==> flow/design.v <==
`timescale 1ns / 1ns  
module paddle_control(
    input clk,
    input en,
    input resetn,
    input [1:0] go,  
	 input [8:0] ball_x,
	 input [7:0] ball_y,
	 output reg [2:0] PADDLE_HIT,
    output reg draw,
	 output reg [8:0] current_state
    );
    reg [8:0] next_state; 
    localparam  BRICK_WIDTH = 8'd16,
					 BRICK_HEIGHT = 8'd8,
					 PADDLE_WIDTH= 8'd32,  
					 PADDLE_HEIGHT = 8'd2,
					 PADDLE_SIZE = 8'd32,
					 PADDLE_Y_POS = 9'd220;    
    always @(posedge clk)
    if(en) begin
		if(resetn) begin
         case (current_state)
					9'd8: current_state <= 2'd2 * go[0] + current_state;  
					9'd280: current_state <= current_state - (2'd2 * go[1]);  
            default: current_state <= (2'd2 * go[0]) - (2'd2 * go[1]) + current_state;  
         endcase
			if (go[0] || go[1]) draw <= 1'b1;
			else draw <= 1'b0;
		end
		if(resetn == 1'b0) begin
			draw <= 1'b1;
			current_state <= 9'd152;
		end
    end  
	 always@(posedge clk) if(en) begin
		PADDLE_HIT <= 0;
		if(ball_y >= PADDLE_Y_POS && ball_y <= PADDLE_Y_POS + 9'd3 && ball_x >= current_state && ball_x <= current_state + PADDLE_WIDTH)  
			PADDLE_HIT <= ((ball_x - current_state) / 9'd8) + 1'b1;
	 end
endmodule
`timescale 1ns / 1ns  
module ball_control(input clk, 
	input en,
	input reset,
	input [2:0] PADDLE_HIT,
	output reg [8:0] x,
	output reg [7:0] y,
	output reg BRICK_HIT,
	output reg [8:0] brick_x,
	output reg [7:0] brick_y
	);
	localparam LEFT_UP = 3'd0, UP_LEFT = 3'd1, UP_RIGHT = 3'd2, RIGHT_UP = 3'd3, LEFT_DOWN = 3'd4, DOWN_LEFT = 3'd5, DOWN_RIGHT = 3'd6, RIGHT_DOWN = 3'd7,
					LEFT_WALL_X = 9'd12,
					TOP_WALL_Y = 8'd20,
					RIGHT_WALL_X = 9'd320 - 9'd12,
					BRICK_WIDTH = 9'd32, BRICK_HEIGHT = 8'd4,
					BRICK_ONE_X = 9'd100, BRICK_ONE_Y = 8'd60,
					BRICK_TWO_X = 9'd150, BRICK_TWO_Y = 8'd60,
					BRICK_THREE_X = 9'd200, BRICK_THREE_Y = 8'd60;
	reg [8:0] d_x;
	reg [7:0] d_y;
	reg [2:0] current_direction;
	reg [1:0] WALL_HIT; 
	reg [2:0] status;  
	always @(posedge clk) if(en) begin
		case(current_direction)
			LEFT_UP: begin
				d_x <= -9'd2;
				d_y <= -8'd1;
			end
			UP_LEFT: begin
				d_x <= -9'd1;
				d_y <= -8'd2;
			end
			UP_RIGHT: begin
				d_x <= 9'd1;
				d_y <= -8'd2;
			end
			RIGHT_UP: begin
				d_x <= 9'd2;
				d_y <= -8'd1;
			end
			LEFT_DOWN: begin
				d_x <= -9'd2;
				d_y <= 8'd1;
			end
			DOWN_LEFT: begin
				d_x <= -9'd1;
				d_y <= 8'd2;
			end
			DOWN_RIGHT: begin
				d_x <= 9'd1;
				d_y <= 8'd2;
			end
			RIGHT_DOWN: begin
				d_x <= 9'd2;
				d_y <= 8'd1;
			end
		endcase
		if(!reset) begin
			x <= 9'd160;
			y <= 8'd218;
			current_direction <= UP_RIGHT; 
			d_x <= 9'd1;
			d_y <= -8'd2;
		end
		if(!reset) begin 
			status <= 3'b111;
			BRICK_HIT <= 1'b0;
		end
		BRICK_HIT <= 1'b0;
		if(y >= BRICK_ONE_Y && y <= (BRICK_ONE_Y + BRICK_HEIGHT) && x >= BRICK_ONE_X && x <= (BRICK_ONE_X + BRICK_WIDTH) && status[0] == 1'b1) begin
			BRICK_HIT <= 1'b1;
			brick_x <= BRICK_ONE_X; brick_y <= BRICK_ONE_Y;
			status[0] <= 1'b0;
			if(current_direction == LEFT_UP || current_direction == UP_LEFT || current_direction == RIGHT_UP || current_direction == UP_RIGHT)
				current_direction <= ((x - BRICK_ONE_X) / 9'd8) + 3'd4;
			else 
				current_direction <= (x - BRICK_ONE_X) / 9'd8;
		end
		if(y >= BRICK_TWO_Y && y <= (BRICK_TWO_Y + BRICK_HEIGHT) && x >= BRICK_TWO_X && x <= (BRICK_TWO_X + BRICK_WIDTH) && status[1] == 1'b1) begin
			BRICK_HIT <= 1'b1;
			brick_x <= BRICK_TWO_X; brick_y <= BRICK_TWO_Y;
			status[1] <= 1'b0;
			if(current_direction == LEFT_UP || current_direction == UP_LEFT || current_direction == RIGHT_UP || current_direction == UP_RIGHT)
				current_direction <= ((x - BRICK_TWO_X) / 9'd8) + 3'd4;
			else 
				current_direction <= (x - BRICK_TWO_X) / 9'd8;
		end
		if(y >= BRICK_THREE_Y && y <= (BRICK_THREE_Y + BRICK_HEIGHT) && x >= BRICK_THREE_X && x <= (BRICK_THREE_X + BRICK_WIDTH) && status[2] == 1'b1) begin
			BRICK_HIT <= 1'b1;
			brick_x <= BRICK_THREE_X; brick_y <= BRICK_THREE_Y;
			status[2] <= 1'b0;
			if(current_direction == LEFT_UP || current_direction == UP_LEFT || current_direction == RIGHT_UP || current_direction == UP_RIGHT)
				current_direction <= ((x - BRICK_THREE_X) / 9'd8) + 3'd4;
			else 
				current_direction <= (x - BRICK_THREE_X) / 9'd8;
		end
		if(reset && PADDLE_HIT !== 0) current_direction <= PADDLE_HIT - 3'b1;
		if(reset && WALL_HIT !== 0) begin
			case(WALL_HIT)
				2'd1: begin case(current_direction)
							LEFT_UP: begin current_direction <= RIGHT_UP;
											d_x <= 9'd2;
											d_y <= -8'd1;
										end
							UP_LEFT: begin current_direction <= UP_RIGHT;
											d_x <= 9'd1;
											d_y <= -8'd2;
										end
							LEFT_DOWN: begin current_direction <= RIGHT_DOWN;
												d_x <= 9'd2;
												d_y <= 8'd1;
											end
							DOWN_LEFT: begin current_direction <= DOWN_RIGHT;
												d_x <= 9'd1;
												d_y <= 8'd2;
											end
						endcase
					end
				2'd2: begin case(current_direction)
							LEFT_UP: begin current_direction <= LEFT_DOWN;
											d_x <= -9'd2;
											d_y <= 8'd1;
										end
							UP_LEFT: begin current_direction <= DOWN_LEFT;
											d_x <= -9'd1;
											d_y <= 8'd2;
										end
							RIGHT_UP: begin current_direction <= RIGHT_DOWN;
											d_x <= 9'd2;
											d_y <= 8'd1;
										end
							UP_RIGHT: begin current_direction <= DOWN_RIGHT;
												d_x <= 9'd1;
												d_y <= 8'd2;
										end
						endcase
					end
				2'd3: begin case(current_direction)
							RIGHT_UP: begin current_direction <= LEFT_UP;
											d_x <= -9'd2;
											d_y <= -8'd1;
										end
							UP_RIGHT: begin current_direction <= UP_LEFT;
											d_x <= -9'd1;
											d_y <= -8'd2;
										end
							RIGHT_DOWN: begin current_direction <= LEFT_DOWN;
												d_x <= -9'd2;
												d_y <= 8'd1;
										end
							DOWN_RIGHT: begin current_direction <= DOWN_LEFT;
												d_x <= -9'd2;
												d_y <= 8'd1;
										end
						endcase
					end
			endcase
		end
		if(reset) begin 
			x <= x + d_x;
			y <= y + d_y;
		end
		if(y >= 8'd235 && y <= 8'd240) begin
			d_x <= 1'b0;
			d_y <= 1'b0;
		end
	end
	always @(posedge clk) if(en) begin
		if(!reset) WALL_HIT <= 2'b0;
		else begin
			if(x <= LEFT_WALL_X) WALL_HIT <= 2'd1; 
			else begin
				if(y <= TOP_WALL_Y) WALL_HIT <= 2'd2;
				else begin
					if(x >= RIGHT_WALL_X) WALL_HIT <= 2'd3;
					else WALL_HIT <= 2'b0;
				end
			end
		end
	end
endmodule
`timescale 1ns / 1ns  
module new_draw(input clk,
	input reset,
	input [8:0] paddle_pos,
	input p_draw,
	input [8:0] ball_x,
	input [7:0] ball_y,
	input fps,
	input BRICK_HIT,
	input [8:0] brick_x,
	input [7:0] brick_y,
	output reg [8:0] x,
	output reg [7:0] y,
	output reg [2:0] color,
	output reg wren);
	reg [30:0] current_state, next_state;	
	reg [8:0] current_paddle;
	reg [8:0] current_ball_x;
	reg [7:0] current_ball_y;
	reg [3:0] current_brick;
	reg paddle_draw;
	reg ball_draw;
	reg brick_hit;
	reg [15:0] wall_draw_progress;
	reg [6:0] paddle_draw_progress;
	reg [31:0] reset_progress;
	reg [8:0] brick_draw_progress;
	localparam  PADDLE_SIZE = 8'd64,
					INIT = 32'd0,
					LEFT_WALL_FINISHED = INIT + 32'd1920,
					TOP_WALL_FINISHED = LEFT_WALL_FINISHED + 32'd2560,
					RIGHT_WALL_FINISHED = TOP_WALL_FINISHED + 32'd1920,
					DRAW_BRICKS = RIGHT_WALL_FINISHED + 1,
					BRICKS_FINISHED = DRAW_BRICKS + 32'd128,
					WAIT = BRICKS_FINISHED + 1'd1,
					PADDLE_ERASE_START = WAIT + 1'd1,
					PADDLE_DRAW_START = PADDLE_ERASE_START + PADDLE_SIZE + 1'd1,
					PADDLE_CYCLE_END = PADDLE_DRAW_START + PADDLE_SIZE + 1'd1,
					BALL_ERASE = PADDLE_CYCLE_END + 1,
					BALL_DRAW = BALL_ERASE + 2'd2,
					BALL_CYCLE_END = BALL_DRAW + 2'd2,
					RESET_START = BRICK_ERASE_END + 1'b1,
					RESET_END = RESET_START + 32'd76800,
					BRICK_ERASE_START = BALL_CYCLE_END + 1'b1,
					BRICK_ERASE_END = BRICK_ERASE_START + 8'd128;
	always @(posedge clk) begin
		case (current_state)
			WAIT: next_state <= ball_draw ? BALL_ERASE : (paddle_draw ? PADDLE_ERASE_START: WAIT);  
			PADDLE_CYCLE_END: next_state <= (ball_draw ? BALL_ERASE : WAIT);
			BALL_CYCLE_END: next_state <= (brick_hit ? BRICK_ERASE_START : WAIT);
			BRICKS_FINISHED: begin
				if(current_brick < 3'd3) next_state <= DRAW_BRICKS;
				else next_state <= WAIT;
			end
			BRICK_ERASE_END: next_state <= (paddle_draw ? PADDLE_ERASE_START : WAIT);
			RESET_END: next_state <= INIT;
			default: next_state <= current_state + 1'd1;
		endcase			
		if(!reset) begin
			current_state <= INIT;
		end
		else current_state <= next_state;
	end
	always @(posedge clk) begin
		if(fps) ball_draw <= 1'b1;
		if(BRICK_HIT) brick_hit <= 1'b1;
		if(!reset) begin 
			brick_hit <= 1'b0;
			current_brick <= 3'b0;
		end
		case (current_state)
			INIT: begin 
				wall_draw_progress <= 16'd0;
				wren <= 1'b1;
			end	
			LEFT_WALL_FINISHED: begin
				wall_draw_progress <= 16'd0;
			end
			TOP_WALL_FINISHED: begin
				wall_draw_progress <= 16'd0;
			end
			WAIT: begin
				paddle_draw <= p_draw;
				wren <= 1'b0;
			end
			PADDLE_ERASE_START: begin 
				wren <= 1'b1;
				paddle_draw_progress <= 6'd0;
			end
			PADDLE_DRAW_START: begin
				paddle_draw_progress <= 6'd0;
				current_paddle <= paddle_pos;
			end
			PADDLE_CYCLE_END: paddle_draw <= 1'b0;
			BALL_ERASE: wren <= 1'b1;
			BALL_DRAW: begin
				current_ball_x <= ball_x;
				current_ball_y <= ball_y;
			end
			BALL_CYCLE_END: ball_draw <= 1'b0;
			RESET_START: begin 
				wren <= 1'b1;
				reset_progress <= 32'd0;
				y <= 8'd8;
			end
			DRAW_BRICKS: begin 
				wren <= 1'b1;
				brick_draw_progress <= 9'd0;
				current_brick <= current_brick + 1'b1;
			end
			BRICKS_FINISHED: wren <= 1'b0;
			BRICK_ERASE_START: brick_draw_progress <= 9'd0;
			BRICK_ERASE_END: brick_hit <= 1'b0;
			default: begin
				if(INIT < current_state && current_state < LEFT_WALL_FINISHED) begin
					color <= 3'b100;
					x <= wall_draw_progress % 4'd8;
					y <= wall_draw_progress / 4'd8;
				end
				if(LEFT_WALL_FINISHED < current_state && current_state < TOP_WALL_FINISHED) begin
					color <= 3'b100;
					x <= wall_draw_progress % 9'd320;
					y <= wall_draw_progress / 9'd320;
				end
				if(TOP_WALL_FINISHED < current_state && current_state < RIGHT_WALL_FINISHED) begin
					color <= 3'b100;
					x <= 9'd320 - (wall_draw_progress % 4'd8);
					y <= wall_draw_progress / 4'd8;
				end
				if(PADDLE_ERASE_START < current_state && current_state < PADDLE_DRAW_START) begin
					color <= 3'b000;
					x <= current_paddle + (paddle_draw_progress % 6'd32);
					y <= 9'd220 + (paddle_draw_progress / 6'd32);
				end
				if(PADDLE_DRAW_START < current_state && current_state < PADDLE_CYCLE_END) begin
					color <= 3'b001;
					x <= current_paddle + (paddle_draw_progress % 6'd32);
					y <= 9'd220 + (paddle_draw_progress / 6'd32);
				end
				if(BALL_ERASE < current_state && current_state < BALL_DRAW) begin
					color <= 3'b000;
					x <= current_ball_x;
					y <= current_ball_y;
				end
				if(BALL_DRAW < current_state && current_state < BALL_CYCLE_END) begin
					color <= 3'b010;
					x <= current_ball_x;
					y <= current_ball_y;
				end
				if(RESET_START < current_state && current_state < RESET_END) begin
					color<= 3'b000;
					x <= reset_progress % 9'd320;
					y <= reset_progress / 9'd320;
				end
				if(DRAW_BRICKS < current_state && current_state < BRICKS_FINISHED && current_brick == 4'd1) begin
					color <= 3'b110;
					x <= 9'd100 + (brick_draw_progress % 9'd32);
					y <= 8'd60 + (brick_draw_progress / 8'd32);
				end
				if(DRAW_BRICKS < current_state && current_state < BRICKS_FINISHED && current_brick == 4'd2) begin
					color <= 3'b110;
					x <= 9'd150 + (brick_draw_progress % 9'd32);
					y <= 8'd60 + (brick_draw_progress / 8'd32);
				end
				if(DRAW_BRICKS < current_state && current_state < BRICKS_FINISHED && current_brick == 4'd3) begin
					color <= 3'b110;
					x <= 9'd200 + (brick_draw_progress % 9'd32);
					y <= 8'd60 + (brick_draw_progress / 8'd32);
				end
				if(BRICK_ERASE_START < current_state && current_state < BRICK_ERASE_END) begin
					wren <= 1'b1;
					color <= 3'b000;
					x <= brick_x + (brick_draw_progress % 9'd32);
					y <= brick_y + (brick_draw_progress / 8'd32);
				end
				wall_draw_progress <= wall_draw_progress + 1'b1;
				paddle_draw_progress <= paddle_draw_progress + 1'b1;
				reset_progress <= reset_progress + 1'b1;
				brick_draw_progress <= brick_draw_progress + 1'b1;
			end
		endcase
		if(!reset) begin
			x <= 9'd0;
			y <= 8'd0;
			color <= 3'b000;
			paddle_draw <= 1'b0;
			current_paddle <= 9'd152;
			current_ball_x <= 9'd160;
			current_ball_y <= 8'd218;
		end
	end
endmodule
`timescale 1ns / 1ns  
module breakout
	(
		input         clk,
		input         resetn,        
		input  [1:0]  go,            
		input         paddle_tick,   
		input         ball_tick,     
		output [8:0]  x,
		output [7:0]  y,
		output [2:0]  colour,
		output        plot
	);
	 wire draw_paddle;
	 wire[8:0] paddle_pos;
	 wire[8:0] ball_x; wire [7:0] ball_y;
	 wire[2:0] BALL_HIT;
	 wire BRICK_HIT;
	 wire [8:0] brick_x;
	 wire [7:0] brick_y;
	 wire fps_clock = paddle_tick | ~resetn;
	 wire thirty_clock = ball_tick | ~resetn;
	paddle_control PC(.clk(clk), .en(fps_clock), .resetn(resetn), .go(go), .ball_x(ball_x), .ball_y(ball_y), .draw(draw_paddle), .current_state(paddle_pos), .PADDLE_HIT(BALL_HIT));
	ball_control BC(.clk(clk), .en(thirty_clock), .reset(resetn), .x(ball_x), .y(ball_y), .PADDLE_HIT(BALL_HIT), .BRICK_HIT(BRICK_HIT), .brick_x(brick_x), .brick_y(brick_y));
	new_draw ND(.clk(clk), .reset(resetn), .paddle_pos(paddle_pos), .p_draw(draw_paddle), .ball_x(ball_x), .ball_y(ball_y), .x(x), .y(y), .color(colour), .wren(plot), .fps(thirty_clock), .BRICK_HIT(BRICK_HIT), .brick_x(brick_x), .brick_y(brick_y));
endmodule
Step by step through the tools: breakout
The steps from the RTL of breakout to its reports follow in flow order.
Line numbers count from 1 in the design file above.
Operators: Yosys type, input widths -> output width; for muxes data width and select width s.
Library cell names are shortened.
{"block": "setup", "top": "breakout", "clock_port": "clk", "cell_library": "sky130hd", "pvt_corner": "tt_025C_1v80"}

Elaborated design
Counts by Yosys on the flattened word-level netlist (proc, flatten, opt, wreduce; memories kept). Print and check cells are left out. Cells with the same type and inputs are merged into one.
Memory sizes are those after Yosys's memory passes, which may raise the word count (mostly to a power of two), join words into wider ones and drop unused or constant bits.
{"block": "op_classes", "addsub": 30, "div_mod_pow": 4, "compare": 38, "eq_ne": 36, "n_mux": 87, "logic": 6, "reduce_logical": 67}
{"block": "ops", "cell": "$eq 31x13->1 const B", "n": 13}
{"block": "ops", "cell": "$div 32x9->32 const B", "n": 1}
{"block": "ops", "cell": "$mod 32x9->32 const B", "n": 1}
{"block": "ops", "cell": "$lt 13x31->1 const A", "n": 8}
{"block": "ops", "cell": "$lt 31x13->1 const B", "n": 8}
{"block": "ops", "cell": "$pmux 31 s6", "n": 1}
{"block": "ops", "cell": "$div 16x9->16 const B", "n": 1}
{"block": "ops", "cell": "$mod 16x9->16 const B", "n": 1}
{"block": "ops", "cell": "$mux 8", "n": 16}
{"block": "ops", "cell": "$mux 9", "n": 14}
{"block": "ops", "cell": "$pmux 9 s2", "n": 4}
{"block": "ops", "cell": "$mux 3", "n": 22}
{"block": "ops", "cell": "$pmux 32 s2", "n": 1}
{"block": "ops", "cell": "$pmux 8 s3", "n": 2}
{"block": "ops", "cell": "$pmux 9 s4", "n": 1}
{"block": "ops", "cell": "$pmux 3 s4", "n": 3}
{"block": "ops", "cell": "$add 32x1->32 const B", "n": 1}
{"block": "ops", "cell": "$pmux 16 s2", "n": 1}
{"block": "ops", "cell": "$pmux 8 s4", "n": 1}
{"block": "ops", "cell": "$pmux 8 s2", "n": 2}
{"block": "ops", "cell": "$lt 1x31->1 const A", "n": 1}
{"block": "ops", "cell": "$lt 11x31->1 const A", "n": 1}
{"block": "ops", "cell": "$add 31x1->31 const B", "n": 1}
{"block": "ops", "cell": "$lt 31x11->1 const B", "n": 1}
{"block": "ops", "cell": "$eq 31x11->1 const B", "n": 1}
{"block": "ops", "cell": "$lt 31x17->1 const B", "n": 1}
{"block": "ops", "cell": "$eq 31x17->1 const B", "n": 1}
{"block": "ops", "cell": "$logic_not 31->1", "n": 1}
Not listed: further kinds 77, cells in them 158.
{"block": "bits", "ff_bits": 243, "rom_bits": 136, "clocked_rd_ports_x_width": 17, "n_memories": 1, "in_bits": 6, "output_inout_bits": 21, "word_cells": 302}
{"block": "memory_table", "name": "(name not given)", "size": 8, "word_bits": 17, "rd": 1, "wr": 0, "line_no": 67, "source": "case(current_direction)"}

Depth
Longest topological path by Yosys (ltp), each cell counted once; first at word level (registers and memories cut), then after technology mapping (sequential cells cut; the memories' decode and read muxes count).
{"block": "logic_depth", "depth_word": 15, "ABC_AREA": 0, "depth_mapped": 35, "mapped_depth_nobuf": 28}

Mapped cells and area
Yosys stat after the flow's synthesis: flattened, memories mapped to cells. It holds for the ABC_AREA given above (unset counts as 0); a run with the other value may have another netlist.
Totals and module areas in this step are rounded.
{"block": "synth_totals", "cells": 2193, "yosys_area_um2": 17800, "sequential_area_um2": 5900, "ff_cells": 236, "buf_cells": 120}
{"block": "by_type", "cell_type": "edfxtp_1", "n": 117}
{"block": "by_type", "cell_type": "dfxtp_1", "n": 119}
{"block": "by_type", "cell_type": "ha_1", "n": 79}
{"block": "by_type", "cell_type": "nor2_1", "n": 260}
{"block": "by_type", "cell_type": "nand2_1", "n": 248}
{"block": "by_type", "cell_type": "xnor2_1", "n": 79}
{"block": "by_type", "cell_type": "a21oi_1", "n": 118}
{"block": "by_type", "cell_type": "nand3_1", "n": 106}
{"block": "by_type", "cell_type": "xor2_1", "n": 58}
{"block": "by_type", "cell_type": "o21ai_0", "n": 99}
{"block": "by_type", "cell_type": "and2_1", "n": 55}
{"block": "by_type", "cell_type": "clkbuf_1", "n": 90}
{"block": "by_type", "cell_type": "mux2i_1", "n": 33}
{"block": "by_type", "cell_type": "nor3_1", "n": 59}
{"block": "by_type", "cell_type": "inv_1", "n": 77}
{"block": "by_type", "cell_type": "nand4_1", "n": 37}
{"block": "by_type", "cell_type": "and3_1", "n": 36}
{"block": "by_type", "cell_type": "a31oi_1", "n": 31}
Other cell types: 94; their cells: 492.
The figures by module come from a second, unflattened synthesis with its own total; it is not the netlist above.
{"block": "unflattened", "cells_unflattened": 2498, "hier_area_um2": 20200}
Each row is one instance without its submodules.
{"block": "modules", "mod": "new_draw", "n_inst": 1, "cells": 1966, "area_um2": 15300, "seq_area_um2": 4290}
{"block": "modules", "mod": "ball_control", "n_inst": 1, "cells": 386, "area_um2": 3550, "seq_area_um2": 1260}
{"block": "modules", "mod": "paddle_control", "n_inst": 1, "cells": 144, "area_um2": 1330, "seq_area_um2": 360}
{"block": "modules", "mod": "breakout", "n_inst": 1, "cells": 2, "area_um2": 12.5, "seq_area_um2": 0.0}

Path before layout
Source: OpenSTA report_checks on the synthesized netlist (no wires, ideal clock, input and output delay 20% of the period each), path of least setup slack; recovery checks are left aside. Register names are those of the netlist, which keeps one name where synthesis merged equal registers.
{"block": "synth_timing", "kind": "register to register", "from": "reg ND.reset_progress[27]", "to": "reg ND.x[8]", "tclk_ns": 20.0, "t_first_pin_ns": 0.000, "t_arrival_ns": 6.811, "required_ns": 19.860, "setup_slack_ns": 13.049, "delay_ns": 6.951, "stages": 33, "synth_period_reached_ns": 6.951}
"delay_ns" = arrival - input delay + setup time.
"stages" counts driving pins, that of a launching flip-flop among them; a cell with two outputs on the path counts twice.
"synth_period_reached_ns" = period - worst setup slack (recovery checks aside). The figure is calculated, with input and output delays left at 20% of the set period.
Between the ends stands the longest chain of elaborated cells between them, by number of cells; it is not shown to be the way that was timed. Of several equally long chains one is given.
Each line given opens the expression or statement behind the cell; cells for indexed reads and writes are added by Yosys, which also makes memories of some case tables.
A register here has more assigning lines than the two given.
{"block": "synth_between", "cell_sequence": "edfxtp_1 -> buf_4 -> nor2_1 -> o22ai_2 -> a21oi_4 -> nand2_2 -> or4_4 -> buf_6 -> a311oi_2 -> xnor2_1 -> nor4b_1 -> a21oi_1 -> o21a_1 -> buf_2 -> and4_1 -> a211oi_2 -> o211ai_2 -> o2bb2ai_1 -> buf_4 -> and3_1 -> o22a_1 -> nor4_4 -> nand3_1 -> nor3b_2 -> o22ai_4 -> buf_2 -> a21oi_1 -> a211oi_2 -> buf_2 -> o32ai_1 -> a221o_1 -> a31oi_1 -> a21oi_1", "elab_chain_cells": 6}
{"block": "synth_rtl", "item": "start: declaration", "line_no": 250, "source": "reg [31:0] reset_progress;"}
{"block": "synth_rtl", "item": "start: assignment", "line_no": 327, "source": "reset_progress <= 32'd0;"}
{"block": "synth_rtl", "item": "start: assignment", "line_no": 402, "source": "reset_progress <= reset_progress + 1'b1;"}
{"block": "synth_rtl", "item": "$mod 32x9->32", "line_no": 376, "source": "x <= reset_progress % 9'd320;"}
{"block": "synth_rtl", "item": "$mux 9", "line_no": 374, "source": "if(RESET_START < current_state && current_state < RESET_END) begin"}
{"block": "synth_rtl", "item": "$mux 9", "line_no": 379, "source": "if(DRAW_BRICKS < current_state && current_state < BRICKS_FINISHED && current_brick == 4'd1) begin"}
{"block": "synth_rtl", "item": "$mux 9", "line_no": 384, "source": "if(DRAW_BRICKS < current_state && current_state < BRICKS_FINISHED && current_brick == 4'd2) begin"}
{"block": "synth_rtl", "item": "$mux 9", "line_no": 389, "source": "if(DRAW_BRICKS < current_state && current_state < BRICKS_FINISHED && current_brick == 4'd3) begin"}
{"block": "synth_rtl", "item": "$mux 9", "line_no": 394, "source": "if(BRICK_ERASE_START < current_state && current_state < BRICK_ERASE_END) begin"}
{"block": "synth_rtl", "item": "end: assignment", "line_no": 391, "source": "x <= 9'd200 + (brick_draw_progress % 9'd32);"}
{"block": "synth_rtl", "item": "end: assignment", "line_no": 397, "source": "x <= brick_x + (brick_draw_progress % 9'd32);"}
{"block": "synth_rtl", "item": "end: declaration", "line_no": 236, "source": "output reg [8:0] x,"}

Worst path after layout
Path of least setup slack in the final report of entry A (OpenROAD, finished layout, wires in). Where an end is a register, its clock arrival counts in the times.
{"block": "layout_timing", "kind": "register to register", "from": "reg ND.current_state[6]", "to": "reg ND.x[6]", "tclk_ns": 20.0, "t_first_pin_ns": 0.56, "t_arrival_ns": 10.43, "required_ns": 20.45, "setup_slack_ns": 10.02, "stages": 30}
Between the ends stands the longest chain of elaborated cells between them, by number of cells; it is not shown to be the way that was timed. Of several equally long chains one is given.
A register here has more assigning lines than the two given.
{"block": "layout_between", "cell_sequence": "dfxtp_1 -> nor3_1 -> a211oi_1 -> nor2_1 -> and3_1 -> buf_4 -> o221ai_1 -> a311oi_2 -> xnor2_1 -> nor4b_1 -> a21oi_1 -> o21a_1 -> o21ai_1 -> o211ai_1 -> a21oi_1 -> o2bb2ai_1 -> and3_1 -> o22a_1 -> nor4_4 -> nand3_1 -> nor3b_2 -> o22ai_4 -> o32a_1 -> o21ai_1 -> o22ai_2 -> inv_1 -> o32ai_1 -> a22o_1 -> xor2_1 -> a311oi_2", "elab_chain_cells": 14}
{"block": "layout_rtl", "item": "start: declaration", "line_no": 240, "source": "reg [30:0] current_state, next_state;"}
{"block": "layout_rtl", "item": "start: assignment", "line_no": 284, "source": "current_state <= INIT;"}
{"block": "layout_rtl", "item": "start: assignment", "line_no": 286, "source": "else current_state <= next_state;"}
{"block": "layout_rtl", "item": "$lt 1x31->1", "line_no": 339, "source": "if(INIT < current_state && current_state < LEFT_WALL_FINISHED) begin"}
{"block": "layout_rtl", "item": "$logic_and 1x1->1", "line_no": 339}
{"block": "layout_rtl", "item": "$mux 9", "line_no": 339}
{"block": "layout_rtl", "item": "$mux 9", "line_no": 344, "source": "if(LEFT_WALL_FINISHED < current_state && current_state < TOP_WALL_FINISHED) begin"}
{"block": "layout_rtl", "item": "$mux 9", "line_no": 349, "source": "if(TOP_WALL_FINISHED < current_state && current_state < RIGHT_WALL_FINISHED) begin"}
{"block": "layout_rtl", "item": "$mux 9", "line_no": 354, "source": "if(PADDLE_ERASE_START < current_state && current_state < PADDLE_DRAW_START) begin"}
{"block": "layout_rtl", "item": "$mux 9", "line_no": 359, "source": "if(PADDLE_DRAW_START < current_state && current_state < PADDLE_CYCLE_END) begin"}
{"block": "layout_rtl", "item": "$mux 9", "line_no": 364, "source": "if(BALL_ERASE < current_state && current_state < BALL_DRAW) begin"}
{"block": "layout_rtl", "item": "$mux 9", "line_no": 369, "source": "if(BALL_DRAW < current_state && current_state < BALL_CYCLE_END) begin"}
{"block": "layout_rtl", "item": "$mux 9", "line_no": 374, "source": "if(RESET_START < current_state && current_state < RESET_END) begin"}
{"block": "layout_rtl", "item": "$mux 9", "line_no": 379, "source": "if(DRAW_BRICKS < current_state && current_state < BRICKS_FINISHED && current_brick == 4'd1) begin"}
{"block": "layout_rtl", "item": "$mux 9", "line_no": 384, "source": "if(DRAW_BRICKS < current_state && current_state < BRICKS_FINISHED && current_brick == 4'd2) begin"}
{"block": "layout_rtl", "item": "$mux 9", "line_no": 389, "source": "if(DRAW_BRICKS < current_state && current_state < BRICKS_FINISHED && current_brick == 4'd3) begin"}
{"block": "layout_rtl", "item": "$mux 9", "line_no": 394, "source": "if(BRICK_ERASE_START < current_state && current_state < BRICK_ERASE_END) begin"}
{"block": "layout_rtl", "item": "end: assignment", "line_no": 391, "source": "x <= 9'd200 + (brick_draw_progress % 9'd32);"}
{"block": "layout_rtl", "item": "end: assignment", "line_no": 397, "source": "x <= brick_x + (brick_draw_progress % 9'd32);"}
{"block": "layout_rtl", "item": "end: declaration", "line_no": 236, "source": "output reg [8:0] x,"}

Wiki page: breakout / flow data

Below are 3 stored runs of the flow (Yosys, OpenROAD; platform sky130hd) on breakout, each with its settings and what was measured, unordered. Constraints: input delay and output delay 20% of the set period each, output load 0.01 pF.
"achieved_period_ns" = clock period - worst setup slack. The figure is calculated, with input and output delays left at 20% of the set period.
By "worst_path_time_ns" is meant the share of the clock period that the worst setup path is allowed (20% is reserved at inputs, 20% at outputs), minus its slack. Clock arrival times at its registers enter into it.
By "final_power_uw" is meant OpenSTA's value without simulated activity: inputs other than the clock are taken to toggle once in ten clock periods, and the tool carries that through the logic.
Measured values are rounded.

Entry A
==> flow/run.sh <==
#!/bin/bash
# the make line also repeats the synthesis and layout settings of config.mk as NAME=value (left out here)
make -C /OpenROAD-flow-scripts/flow DESIGN_CONFIG=/design/flow/config.mk WORK_HOME=/design/flow/orfs CLKGATE_MAP_FILE= finish
==> flow/config.mk <==
export PLATFORM = sky130hd
export DESIGN_NAME = breakout
export DESIGN_NICKNAME = breakout
export VERILOG_FILES = /design/flow/design.v
export SDC_FILE = /design/flow/constraint.sdc
export NUM_CORES = 4
export LEC_CHECK = 0
export CAP_MARGIN = 20
export CELL_PAD_IN_SITES_DETAIL_PLACEMENT = 2
export CORE_MARGIN = 2
export CORE_UTILIZATION = 40
export CTS_CLUSTER_DIAMETER = 138
export GPL_ROUTABILITY_DRIVEN = 0
export HOLD_SLACK_MARGIN = -0.1
export MAX_ROUTING_LAYER = met4
export MIN_ROUTING_LAYER = met2
export PLACE_DENSITY_LB_ADDON = 0.08
export SETUP_SLACK_MARGIN = 1.41
export SLEW_MARGIN = 40
==> flow/constraint.sdc <==
create_clock -name core_clock -period 20.0 [get_ports {clk}]
set_input_delay 4.0000 -clock core_clock [delete_from_list [all_inputs] [get_ports {clk}]]
set_output_delay 4.0000 -clock core_clock [all_outputs]
set_load 0.01 [all_outputs]

==> results of entry A, as JSON <==
{
  "ys_area_um2": 17800,
  "die_um2": 46200,
  "finish.stdcell_area_um2": 19600,
  "final_util_pct": 44.3,
  "ws_setup_ns": 10.0,
  "setupTns_ns": 0.000,
  "final_hold_ws_ns": 0.432,
  "final_power_uw": 1930,
  "achieved_period_ns": 9.977,
  "worst_path_time_ns": 9.98,
  "critical_path_type": "register to register"
}

Entry B
==> flow/run.sh <==
#!/bin/bash
# the make line also repeats the synthesis and layout settings of config.mk as NAME=value (left out here)
make -C /OpenROAD-flow-scripts/flow DESIGN_CONFIG=/design/flow/config.mk WORK_HOME=/design/flow/orfs CLKGATE_MAP_FILE= finish
==> flow/config.mk <==
export PLATFORM = sky130hd
export DESIGN_NAME = breakout
export DESIGN_NICKNAME = breakout
export VERILOG_FILES = /design/flow/design.v
export SDC_FILE = /design/flow/constraint.sdc
export NUM_CORES = 4
export LEC_CHECK = 0
export CAP_MARGIN = 10
export CELL_PAD_IN_SITES_GLOBAL_PLACEMENT = 2
export CORE_ASPECT_RATIO = 1.49
export CORE_MARGIN = 5
export CORE_UTILIZATION = 54
export CTS_CLUSTER_SIZE = 47
export HOLD_SLACK_MARGIN = 0.03
export MAX_ROUTING_LAYER = met4
export PLACE_DENSITY_LB_ADDON = 0.09
export SLEW_MARGIN = 20
==> flow/constraint.sdc <==
create_clock -name core_clock -period 20.0 [get_ports {clk}]
set_input_delay 4.0000 -clock core_clock [delete_from_list [all_inputs] [get_ports {clk}]]
set_output_delay 4.0000 -clock core_clock [all_outputs]
set_load 0.01 [all_outputs]

==> results of entry B, as JSON <==
{
  "outcome": "unfinished; error FLW-0024 in placement"
}

Entry C
==> flow/run.sh <==
#!/bin/bash
# the make line also repeats the synthesis and layout settings of config.mk as NAME=value (left out here)
make -C /OpenROAD-flow-scripts/flow DESIGN_CONFIG=/design/flow/config.mk WORK_HOME=/design/flow/orfs CLKGATE_MAP_FILE= finish
==> flow/config.mk <==
export PLATFORM = sky130hd
export DESIGN_NAME = breakout
export DESIGN_NICKNAME = breakout
export VERILOG_FILES = /design/flow/design.v
export SDC_FILE = /design/flow/constraint.sdc
export NUM_CORES = 4
export LEC_CHECK = 0
export CAP_MARGIN = 10
export CELL_PAD_IN_SITES_GLOBAL_PLACEMENT = 3
export CORE_ASPECT_RATIO = 1.49
export CORE_MARGIN = 5
export CORE_UTILIZATION = 54
export CTS_CLUSTER_SIZE = 47
export HOLD_SLACK_MARGIN = 0.03
export MAX_ROUTING_LAYER = met5
export PLACE_DENSITY_LB_ADDON = 0.09
export SLEW_MARGIN = 20
export TNS_END_PERCENT = 25
==> flow/constraint.sdc <==
create_clock -name core_clock -period 20.0 [get_ports {clk}]
set_input_delay 4.0000 -clock core_clock [delete_from_list [all_inputs] [get_ports {clk}]]
set_output_delay 4.0000 -clock core_clock [all_outputs]
set_load 0.01 [all_outputs]

==> results of entry C, as JSON <==
{
  "outcome": "unfinished; error FLW-0024 in placement"
}
